==> flow/design.v <==
`timescale 1ns / 1ps
module iir_filter (
    input wire clk,
    input wire rst,
    input wire signed [15:0] x_in,
    output reg signed [15:0] y_out
);
    localparam signed [39:0] B0 =  3947;
    localparam signed [39:0] B1 = -7894;
    localparam signed [39:0] B2 =  3947;
    localparam signed [39:0] A2 = -7891; 
    localparam signed [39:0] A3 =  3801;
    reg signed [39:0] z1;
    reg signed [39:0] z2;
    wire signed [39:0] x_ext;
    wire signed [39:0] b0_x, b1_x, b2_x;
    wire signed [39:0] a2_y, a3_y;
    wire signed [39:0] y_acc;
    assign x_ext = {{24{x_in[15]}}, x_in};
    assign b0_x = x_ext * B0;
    assign b1_x = x_ext * B1;
    assign b2_x = x_ext * B2;
    assign y_acc = b0_x + z1;
    reg signed [15:0] y_comb;
    wire signed [39:0] y_scaled = y_acc >>> 12; 
    always @(*) begin
        if (y_scaled > 32767)      
            y_comb = 32767;
        else if (y_scaled < -32768) 
            y_comb = -32768;
        else                        
            y_comb = y_scaled[15:0];
    end
    wire signed [39:0] y_comb_ext = {{24{y_comb[15]}}, y_comb};
    assign a2_y = y_comb_ext * A2;
    assign a3_y = y_comb_ext * A3;
    always @(posedge clk) begin
        if (rst) begin
            y_out <= 0;
            z1 <= 0;
            z2 <= 0;
        end else begin
            y_out <= y_comb;
            z1 <= b1_x - a2_y + z2;
            z2 <= b2_x - a3_y;
        end
    end
endmodule
`timescale 1ns / 1ps
module threshold_estimator (
    input wire clk,
    input wire rst,
    input wire signed [15:0] data_in,
    output reg signed [15:0] threshold
);
    reg signed [15:0] abs_data;
    always @(*) begin
        if (data_in == -16'd32768) abs_data = 16'd32767;
        else abs_data = (data_in < 0) ? -data_in : data_in;
    end
    localparam K = 14; 
    reg signed [31:0] accumulator;
    always @(posedge clk) begin
        if (rst) begin
            accumulator <= 0;
            threshold <= 0;
        end else begin
            accumulator <= accumulator - (accumulator >>> K) + abs_data;
            threshold <= -(((accumulator >>> K) * 45) >>> 3);
        end
    end
endmodule
`timescale 1ns / 1ps
module spike_detect (
    input wire clk,
    input wire rst,
    input wire signed [15:0] data_in,
    input wire signed [15:0] threshold,
    output reg spike_out
);
    localparam integer LOCKOUT = 20;
    localparam signed [15:0] SATURATION_NEG = -16'd30000;
    reg [4:0] timer;
    always @(posedge clk) begin
        if (rst) begin
            spike_out <= 0;
            timer <= 0;
        end else begin
            spike_out <= 0;
            if (timer > 0) begin
                timer <= timer - 1;
            end else begin
                if ((data_in < threshold) && (data_in > SATURATION_NEG)) begin
                    spike_out <= 1;
                    timer <= LOCKOUT;
                end
            end
        end
    end
endmodule
`timescale 1ns / 1ps
module velocity_decoder (
    input wire clk,
    input wire rst,
    input wire bin_strobe,  
    input wire signed [15:0] bin_count,  
    output reg signed [15:0] velocity  
);
    localparam signed [15:0] M1 = 16'd3891;  
    localparam signed [15:0] M2 = 16'd819;  
    localparam signed [15:0] MAX_VEL = 16'd20480; 
    localparam signed [15:0] MIN_VEL = -16'd20480;
    reg signed [31:0] term1;  
    reg signed [31:0] term2;  
    reg signed [31:0] sum;  
    always @(posedge clk) begin
        if (rst) begin
            velocity <= 0;
        end else if (bin_strobe) begin
            term1 = velocity * M1; 
            term2 = (bin_count * M2) <<< 12;
            sum = term1 + term2;
            if ((sum >>> 12) > MAX_VEL) 
                velocity <= MAX_VEL;
            else if ((sum >>> 12) < MIN_VEL)
                velocity <= MIN_VEL;
            else
                velocity <= sum >>> 12;
        end
    end
endmodule
`timescale 1ns / 1ps
module neural_pipeline_top (
    input wire clk,
    input wire rst,
    input wire signed [15:0] raw_in,
    output wire signed [15:0] vel_out
);
    wire signed [15:0] filt_out;
    wire spike_pulse_raw;  
    reg spike_pulse_safe;  
    wire signed [15:0] auto_threshold;
    reg [17:0] warmup_cnt; 
    always @(posedge clk) begin
        if (rst) begin
            warmup_cnt <= 0;
            spike_pulse_safe <= 0;
        end else begin
            if (warmup_cnt < 150000) 
                warmup_cnt <= warmup_cnt + 1;
            if (warmup_cnt == 150000) 
                spike_pulse_safe <= spike_pulse_raw;
            else 
                spike_pulse_safe <= 0;
        end
    end
    reg [10:0] bin_timer;
    reg bin_strobe;
    reg signed [15:0] bin_accumulator;
    reg signed [15:0] current_bin_count;
    iir_filter u_filter (
        .clk(clk),
        .rst(rst),
        .x_in(raw_in),
        .y_out(filt_out)
    );
    threshold_estimator u_thresh_gen (
        .clk(clk),
        .rst(rst),
        .data_in(filt_out),
        .threshold(auto_threshold)
    );
    spike_detect u_detect (
        .clk(clk),
        .rst(rst),
        .data_in(filt_out),
        .threshold(auto_threshold), 
        .spike_out(spike_pulse_raw) 
    );
    always @(posedge clk) begin
        if (rst) begin
            bin_timer <= 0;
            bin_accumulator <= 0;
            current_bin_count <= 0;
            bin_strobe <= 0;
        end else begin
            bin_strobe <= 0;
            if (spike_pulse_safe)
                bin_accumulator <= bin_accumulator + 1;
            if (bin_timer == 1499) begin
                bin_timer <= 0;
                current_bin_count <= bin_accumulator;
                bin_accumulator <= 0;
                bin_strobe <= 1;
            end else begin
                bin_timer <= bin_timer + 1;
                bin_strobe <= 0;
            end
        end
    end
    velocity_decoder u_decoder (
        .clk(clk),
        .rst(rst),
        .bin_strobe(bin_strobe),
        .bin_count(current_bin_count),
        .velocity(vel_out)
    );
endmodule
Tool chain data of neural_pipeline_top
The steps from the RTL of neural_pipeline_top to its reports follow in flow order. Line numbers count from 1 in the design file above. Operators carry their Yosys type and port widths (W data, S select, Z words). Library cell names are shortened. The mark -- stands for no value.

Design top: neural_pipeline_top. Clock input: clk. Standard-cell library: sky130hd. Corner: tt_025C_1v80.

Elaborated design
Source: Yosys, flattened and elaborated, memories not mapped. Widths are those after wreduce. Registers that Yosys merges into a memory's read port (data or address) are not register bits. Print and check cells do not count. Equal cells are merged and count once.

For multiplexer cells the number is 10. For add/subtract/negate cells the number is 13. For reduce/logical cells the number is 5. The entry for magnitude comparators reads 9. Multiply operators: 7. The entry for equality and inequality tests reads 3. For bitwise gates (word level) the number is 1.

Operators with widths (count): $mul A16 B13 Y29 const B (4); $mul A16 B14 Y30 const B (1); $mul A16 B11 Y20 const B (1); $mul A18 B7 Y19 const B (1); $mux W16 (6); $add A29 B40 Y40 (1); $add A40 B40 Y40 (1); $sub A40 B40 Y40 (1); $neg A16 Y16 (2); $add A29 B32 Y32 (1); $add A32 B16 Y32 (1); $sub A32 B18 Y32 (1); $sub A29 B29 Y30 (1); $gt A28 B16 Y1 const B (1); $lt A28 B16 Y1 const B (1); $gt A20 B16 Y1 const B (1); $lt A20 B16 Y1 const B (1); $add A18 B1 Y18 const B (1); $lt A18 B18 Y1 const B (1); $eq A18 B18 Y1 const B (1); $lt A16 B1 Y1 const B (1); $lt A16 B16 Y1 (1); $gt A16 B16 Y1 const B (1); $eq A16 B16 Y1 const B (1); $add A16 B2 Y16 const B (1); $add A11 B1 Y11 const B (1); $eq A11 B11 Y1 const B (1); $mux W5 (2).

Not listed: further kinds 7, cells in them 10.

The entry for input bits reads 18. The figure for output and inout bits is 16. Under elaborated cells stands 62. The entry for register bits after elaboration reads 229.

Longest topological paths
Longest topological path by Yosys (ltp), each cell counted once; first at word level (registers and memories cut), then after technology mapping (sequential cells cut; the memories' decode and read muxes count).

For depth after elaboration the number is 8. ABC_AREA: 0. The figure for depth in mapped cells is 71. Mapped depth without buffers: 69.

After synthesis
Yosys stat after the flow's synthesis: flattened, memories mapped to cells. It holds for the ABC_AREA given above (unset counts as 0); a run with the other value may have another netlist. The area totals of this step are shown rounded.

Cells by type: fa_1 (count 524, total area 1.05E+04 um^2); ha_1 (count 712, total area 8.91E+03 um^2); dfxtp_1 (count 219, total area 4.38E+03 um^2); inv_1 (count 1004, total area 3.77E+03 um^2); xnor2_1 (count 194, total area 1699.13 um^2); nor2_1 (count 351, total area 1.32E+03 um^2); xor2_1 (count 146, total area 1.28E+03 um^2); a21oi_1 (count 198, total area 990.95 um^2); a21o_1 (count 101, total area 758.227 um^2); nand2_1 (count 181, total area 679.402 um^2); o21ai_0 (count 122, total area 610.586 um^2); mux2i_1 (count 36, total area 360.346 um^2); nand3_1 (count 69, total area 345.331 um^2); nor3_1 (count 62, total area 310.298 um^2); o21a_1 (count 39, total area 292.781 um^2); nand2b_1 (count 44, total area 275.264 um^2); nor2b_1 (count 44, total area 275.264 um^2); and3_1 (count 37, total area 231.472 um^2).

Other cell types: 71; their cells: 467.

The figure for chip area (Yosys) is 40390 um^2. The figure for buffers is 62. Mapped flip-flops: 219. The figure for area of sequential cells is 4384 um^2. For mapped cells the number is 4550.

By module: a second synthesis without flattening, with its own total; a netlist apart from the flattened one above.

Cells (unflattened synthesis): 4726. Under area (unflattened synthesis) stands 41930 um^2.

Rows give one instance, submodules left out.

By module: iir_filter (sequential area 1722 um^2, cells 2745, instances 1, area 24340 um^2); velocity_decoder (sequential area 320.3 um^2, cells 840, instances 1, area 7824 um^2); (no name shown) (sequential area 960.9 um^2, cells 770, instances 1, area 6424 um^2); neural_pipeline_top (sequential area 1261 um^2, cells 274, instances 1, area 2621 um^2); spike_detect (sequential area 120.1 um^2, cells 97, instances 1, area 724.4 um^2).

Timing after synthesis
OpenSTA on the mapped netlist: ideal clock, no wires. The path of least setup slack (recovery checks aside). Input and output delay are each 20% of the period. Register names are those of the netlist, which keeps one name where synthesis merged equal registers.

Kind: input to register. From: input port raw_in[7]. To: register u_filter.z1[29]. For external input delay the number is 5.000 ns. Period: 25.0 ns. The entry for path slack reads 5.295 ns. Under delay of the path stands 14.705 ns. Data required time: 24.879 ns. Arrival: 19.584 ns. Buffers on the path: 2. Under launch time at the first pin stands 5.000 ns. Under stages stands 65. The entry for library setup time reads 0.121 ns. The entry for synthesis period reached reads 19.705 ns.

"delay of the path" = arrival - input delay + setup time. "stages" counts driving pins, that of a launching flip-flop among them; a cell with two outputs on the path counts twice. "synthesis period reached" is the clock period less the worst setup slack; recovery checks do not enter. This is arithmetic on one report: input and output delays are still those of the set period (20% each). The rows between start and end are the longest chain of elaborated cells between them; the timing report does not say that the signal goes this way. Where chains are equally long, one stands for them. A line is the first line of the expression or statement that the cell stems from. Yosys adds cells for indexed reads and writes and turns some case tables into memories.

Path through: ha_1 > fa_1 > inv_1 > fa_1 > inv_1 > fa_1 > inv_1 > fa_1 > inv_1 > ha_1 > or3_1 > o211ai_1 > a21oi_1 > o21a_1 > o21ai_0 > nand2_1 > a21o_1 > a21oi_1 > (+29 left out) > o31ai_1 > nor2_1 > xnor2_1 > fa_1 > inv_1 > ha_1 > a21o_1 > a21oi_1 > o21ai_0 > a21oi_1 > nor2b_1 > o21ai_0 > nand2b_1 > a21oi_1 > nand2_1 > o221ai_1 > o21ai_1 > mux2_2. The entry for cells in the longest elaborated chain reads 8. Under elaborated cells on any way between the ends stands 10. Those cells by class: 3 x add/sub; 3 x mul; 2 x compare; 2 x mux.

RTL lines, path post-synthesis: from (decl) (RTL line 136) `input wire signed [15:0] raw_in,`; $mul A16 B13 Y29 (RTL line 20) `assign b0_x = x_ext * B0;`; $add A29 B40 Y40 (RTL line 23) `assign y_acc = b0_x + z1;`; $lt A28 B16 Y1 (RTL line 29) `else if (y_scaled < -32768)`; $mux W16 (RTL line 29); $mux W16 (RTL line 27) `if (y_scaled > 32767)`; $mul A16 B14 Y30 (RTL line 35) `assign a2_y = y_comb_ext * A2;`; $sub A40 B40 Y40 (RTL line 44) `z1 <= b1_x - a2_y + z2;`; $add A40 B40 Y40 (RTL line 44); to (assign) (RTL line 40) `z1 <= 0;`; to (assign) (RTL line 44); to (decl) (RTL line 13) `reg signed [39:0] z1;`.

Nets of the timed path that keep an RTL name, with a line that drives or declares them; the list need not be complete.

Nets with RTL names, path post-synthesis (RTL line): u_filter.y_comb[9] (27).

Worst path after layout
From the final timing report of record 1: the path of least setup slack in the routed layout; clock arrival at registers is part of the times.

Kind: input to register. From: input port raw_in[9]. To: register u_filter.z1[29]. Period: 25.0 ns. Arrival: 24.46 ns. The entry for path slack reads 1.04 ns. For external input delay the number is 5.00 ns. Under stages stands 63. Data required time: 25.50 ns. Under launch time at the first pin stands 5.00 ns. Buffers on the path: 3. The entry for library setup time reads 0.11 ns.

The rows between start and end are the longest chain of elaborated cells between them; the timing report does not say that the signal goes this way. Where chains are equally long, one stands for them.

Path through: clkdlybuf4s50_1 > ha_1 > fa_1 > inv_1 > fa_1 > inv_1 > fa_1 > inv_1 > fa_1 > inv_1 > ha_1 > or3_1 > o211ai_1 > a21oi_1 > o21a_1 > o21ai_0 > nand2_1 > xnor2_1 > (+27 left out) > nor2b_1 > o21ai_0 > a21boi_0 > o21ai_0 > a21boi_0 > o2111ai_1 > nand4_1 > a31oi_1 > a21oi_1 > xor2_1 > fa_1 > inv_1 > ha_1 > nand2_1 > a2111oi_1 > o221ai_1 > o21ai_1 > mux2_2. The entry for cells in the longest elaborated chain reads 8. Under elaborated cells on any way between the ends stands 10. Those cells by class: 3 x add/sub; 3 x mul; 2 x compare; 2 x mux.

RTL lines, path after layout: from (decl) (RTL line 136) `input wire signed [15:0] raw_in,`; $mul A16 B13 Y29 (RTL line 20) `assign b0_x = x_ext * B0;`; $add A29 B40 Y40 (RTL line 23) `assign y_acc = b0_x + z1;`; $lt A28 B16 Y1 (RTL line 29) `else if (y_scaled < -32768)`; $mux W16 (RTL line 29); $mux W16 (RTL line 27) `if (y_scaled > 32767)`; $mul A16 B14 Y30 (RTL line 35) `assign a2_y = y_comb_ext * A2;`; $sub A40 B40 Y40 (RTL line 44) `z1 <= b1_x - a2_y + z2;`; $add A40 B40 Y40 (RTL line 44); to (assign) (RTL line 40) `z1 <= 0;`; to (assign) (RTL line 44); to (decl) (RTL line 13) `reg signed [39:0] z1;`.

Nets of the timed path that keep an RTL name, with a line that drives or declares them; the list need not be complete.

Nets with RTL names, path after layout (RTL line): u_filter.y_comb[4] (27).

Hand-over note for neural_pipeline_top

Settings and measured results of 4 stored flow runs for module neural_pipeline_top (sky130hd), not sorted in any way. The constraints put input and output delay at 20% of the set period each and load the outputs with 0.01 pF. "period achieved" = clock period - worst setup slack. The figure is calculated, with input and output delays left at 20% of the set period. "worst path time": the worst setup path's part of the clock period (all of it between registers, 20% less for each end at a port) less its slack. A launch clock that arrives late makes it longer, a capture clock that arrives late makes it shorter. The measured numbers are rounded.

Record 1 has these settings: CORE_UTILIZATION 48; GPL_TIMING_DRIVEN 0; HOLD_SLACK_MARGIN -0.04; MAX_ROUTING_LAYER met4; SLEW_MARGIN 30; TNS_END_PERCENT 10; period_ns 25.0; CAP_MARGIN 20; CORE_MARGIN 2. The measured smallest hold slack is 0.470 ns. For the synthesized cell area the run shows 40,390 um^2. The standard-cell area after layout stands at 43,210 um^2. The worst path time reads 18.96 ns. Kind of the worst setup path: input to register. The worst setup slack after layout comes to 1.037 ns. The measured period achieved is 23.963 ns. The measured setup total negative slack is 0.000 ns. For the full die area the run shows 86,480 um^2.

Record 2 has these settings: ABC_AREA 1; CAP_MARGIN 35; CELL_PAD_IN_SITES_DETAIL_PLACEMENT 2; CELL_PAD_IN_SITES_GLOBAL_PLACEMENT 3; CORE_ASPECT_RATIO 1.99; CORE_UTILIZATION 51; GPL_TIMING_DRIVEN 1; HOLD_SLACK_MARGIN -0.04; MAX_ROUTING_LAYER met4; SLEW_MARGIN 0; TNS_END_PERCENT 5; period_ns 30.1; CORE_MARGIN 2. Outcome: unfinished; error GPL-0301 in placement.

Record 3 has these settings: CAP_MARGIN 25; CORE_ASPECT_RATIO 0.61; CORE_UTILIZATION 50; CTS_CLUSTER_DIAMETER 72; CTS_CLUSTER_SIZE 88; GPL_TIMING_DRIVEN 0; MIN_ROUTING_LAYER met1; PLACE_DENSITY 0.6; period_ns 36.7; CORE_MARGIN 2; SLEW_MARGIN 20. The measured smallest hold slack is 0.486 ns. For the synthesized cell area the run shows 40,390 um^2. The standard-cell area after layout stands at 42,850 um^2. The worst path time reads 21.03 ns. Kind of the worst setup path: input to register. The worst setup slack after layout comes to 8.331 ns. The measured period achieved is 28.369 ns. The measured setup total negative slack is 0.000 ns. For the full die area the run shows 83,130 um^2.

Record 4 has these settings: CELL_PAD_IN_SITES_GLOBAL_PLACEMENT 3; CORE_MARGIN 5; CORE_UTILIZATION 31; CTS_CLUSTER_DIAMETER 107; CTS_CLUSTER_SIZE 27; GPL_ROUTABILITY_DRIVEN 0; GPL_TIMING_DRIVEN 1; PLACE_DENSITY_LB_ADDON 0.06; SLEW_MARGIN 25; period_ns 40.7; CAP_MARGIN 20. The measured smallest hold slack is 0.474 ns. For the synthesized cell area the run shows 40,390 um^2. The standard-cell area after layout stands at 43,690 um^2. The worst path time reads 19.05 ns. Kind of the worst setup path: input to register. The worst setup slack after layout comes to 13.51 ns. The measured period achieved is 27.194 ns. The measured setup total negative slack is 0.000 ns. For the full die area the run shows 137,600 um^2.

End of note.
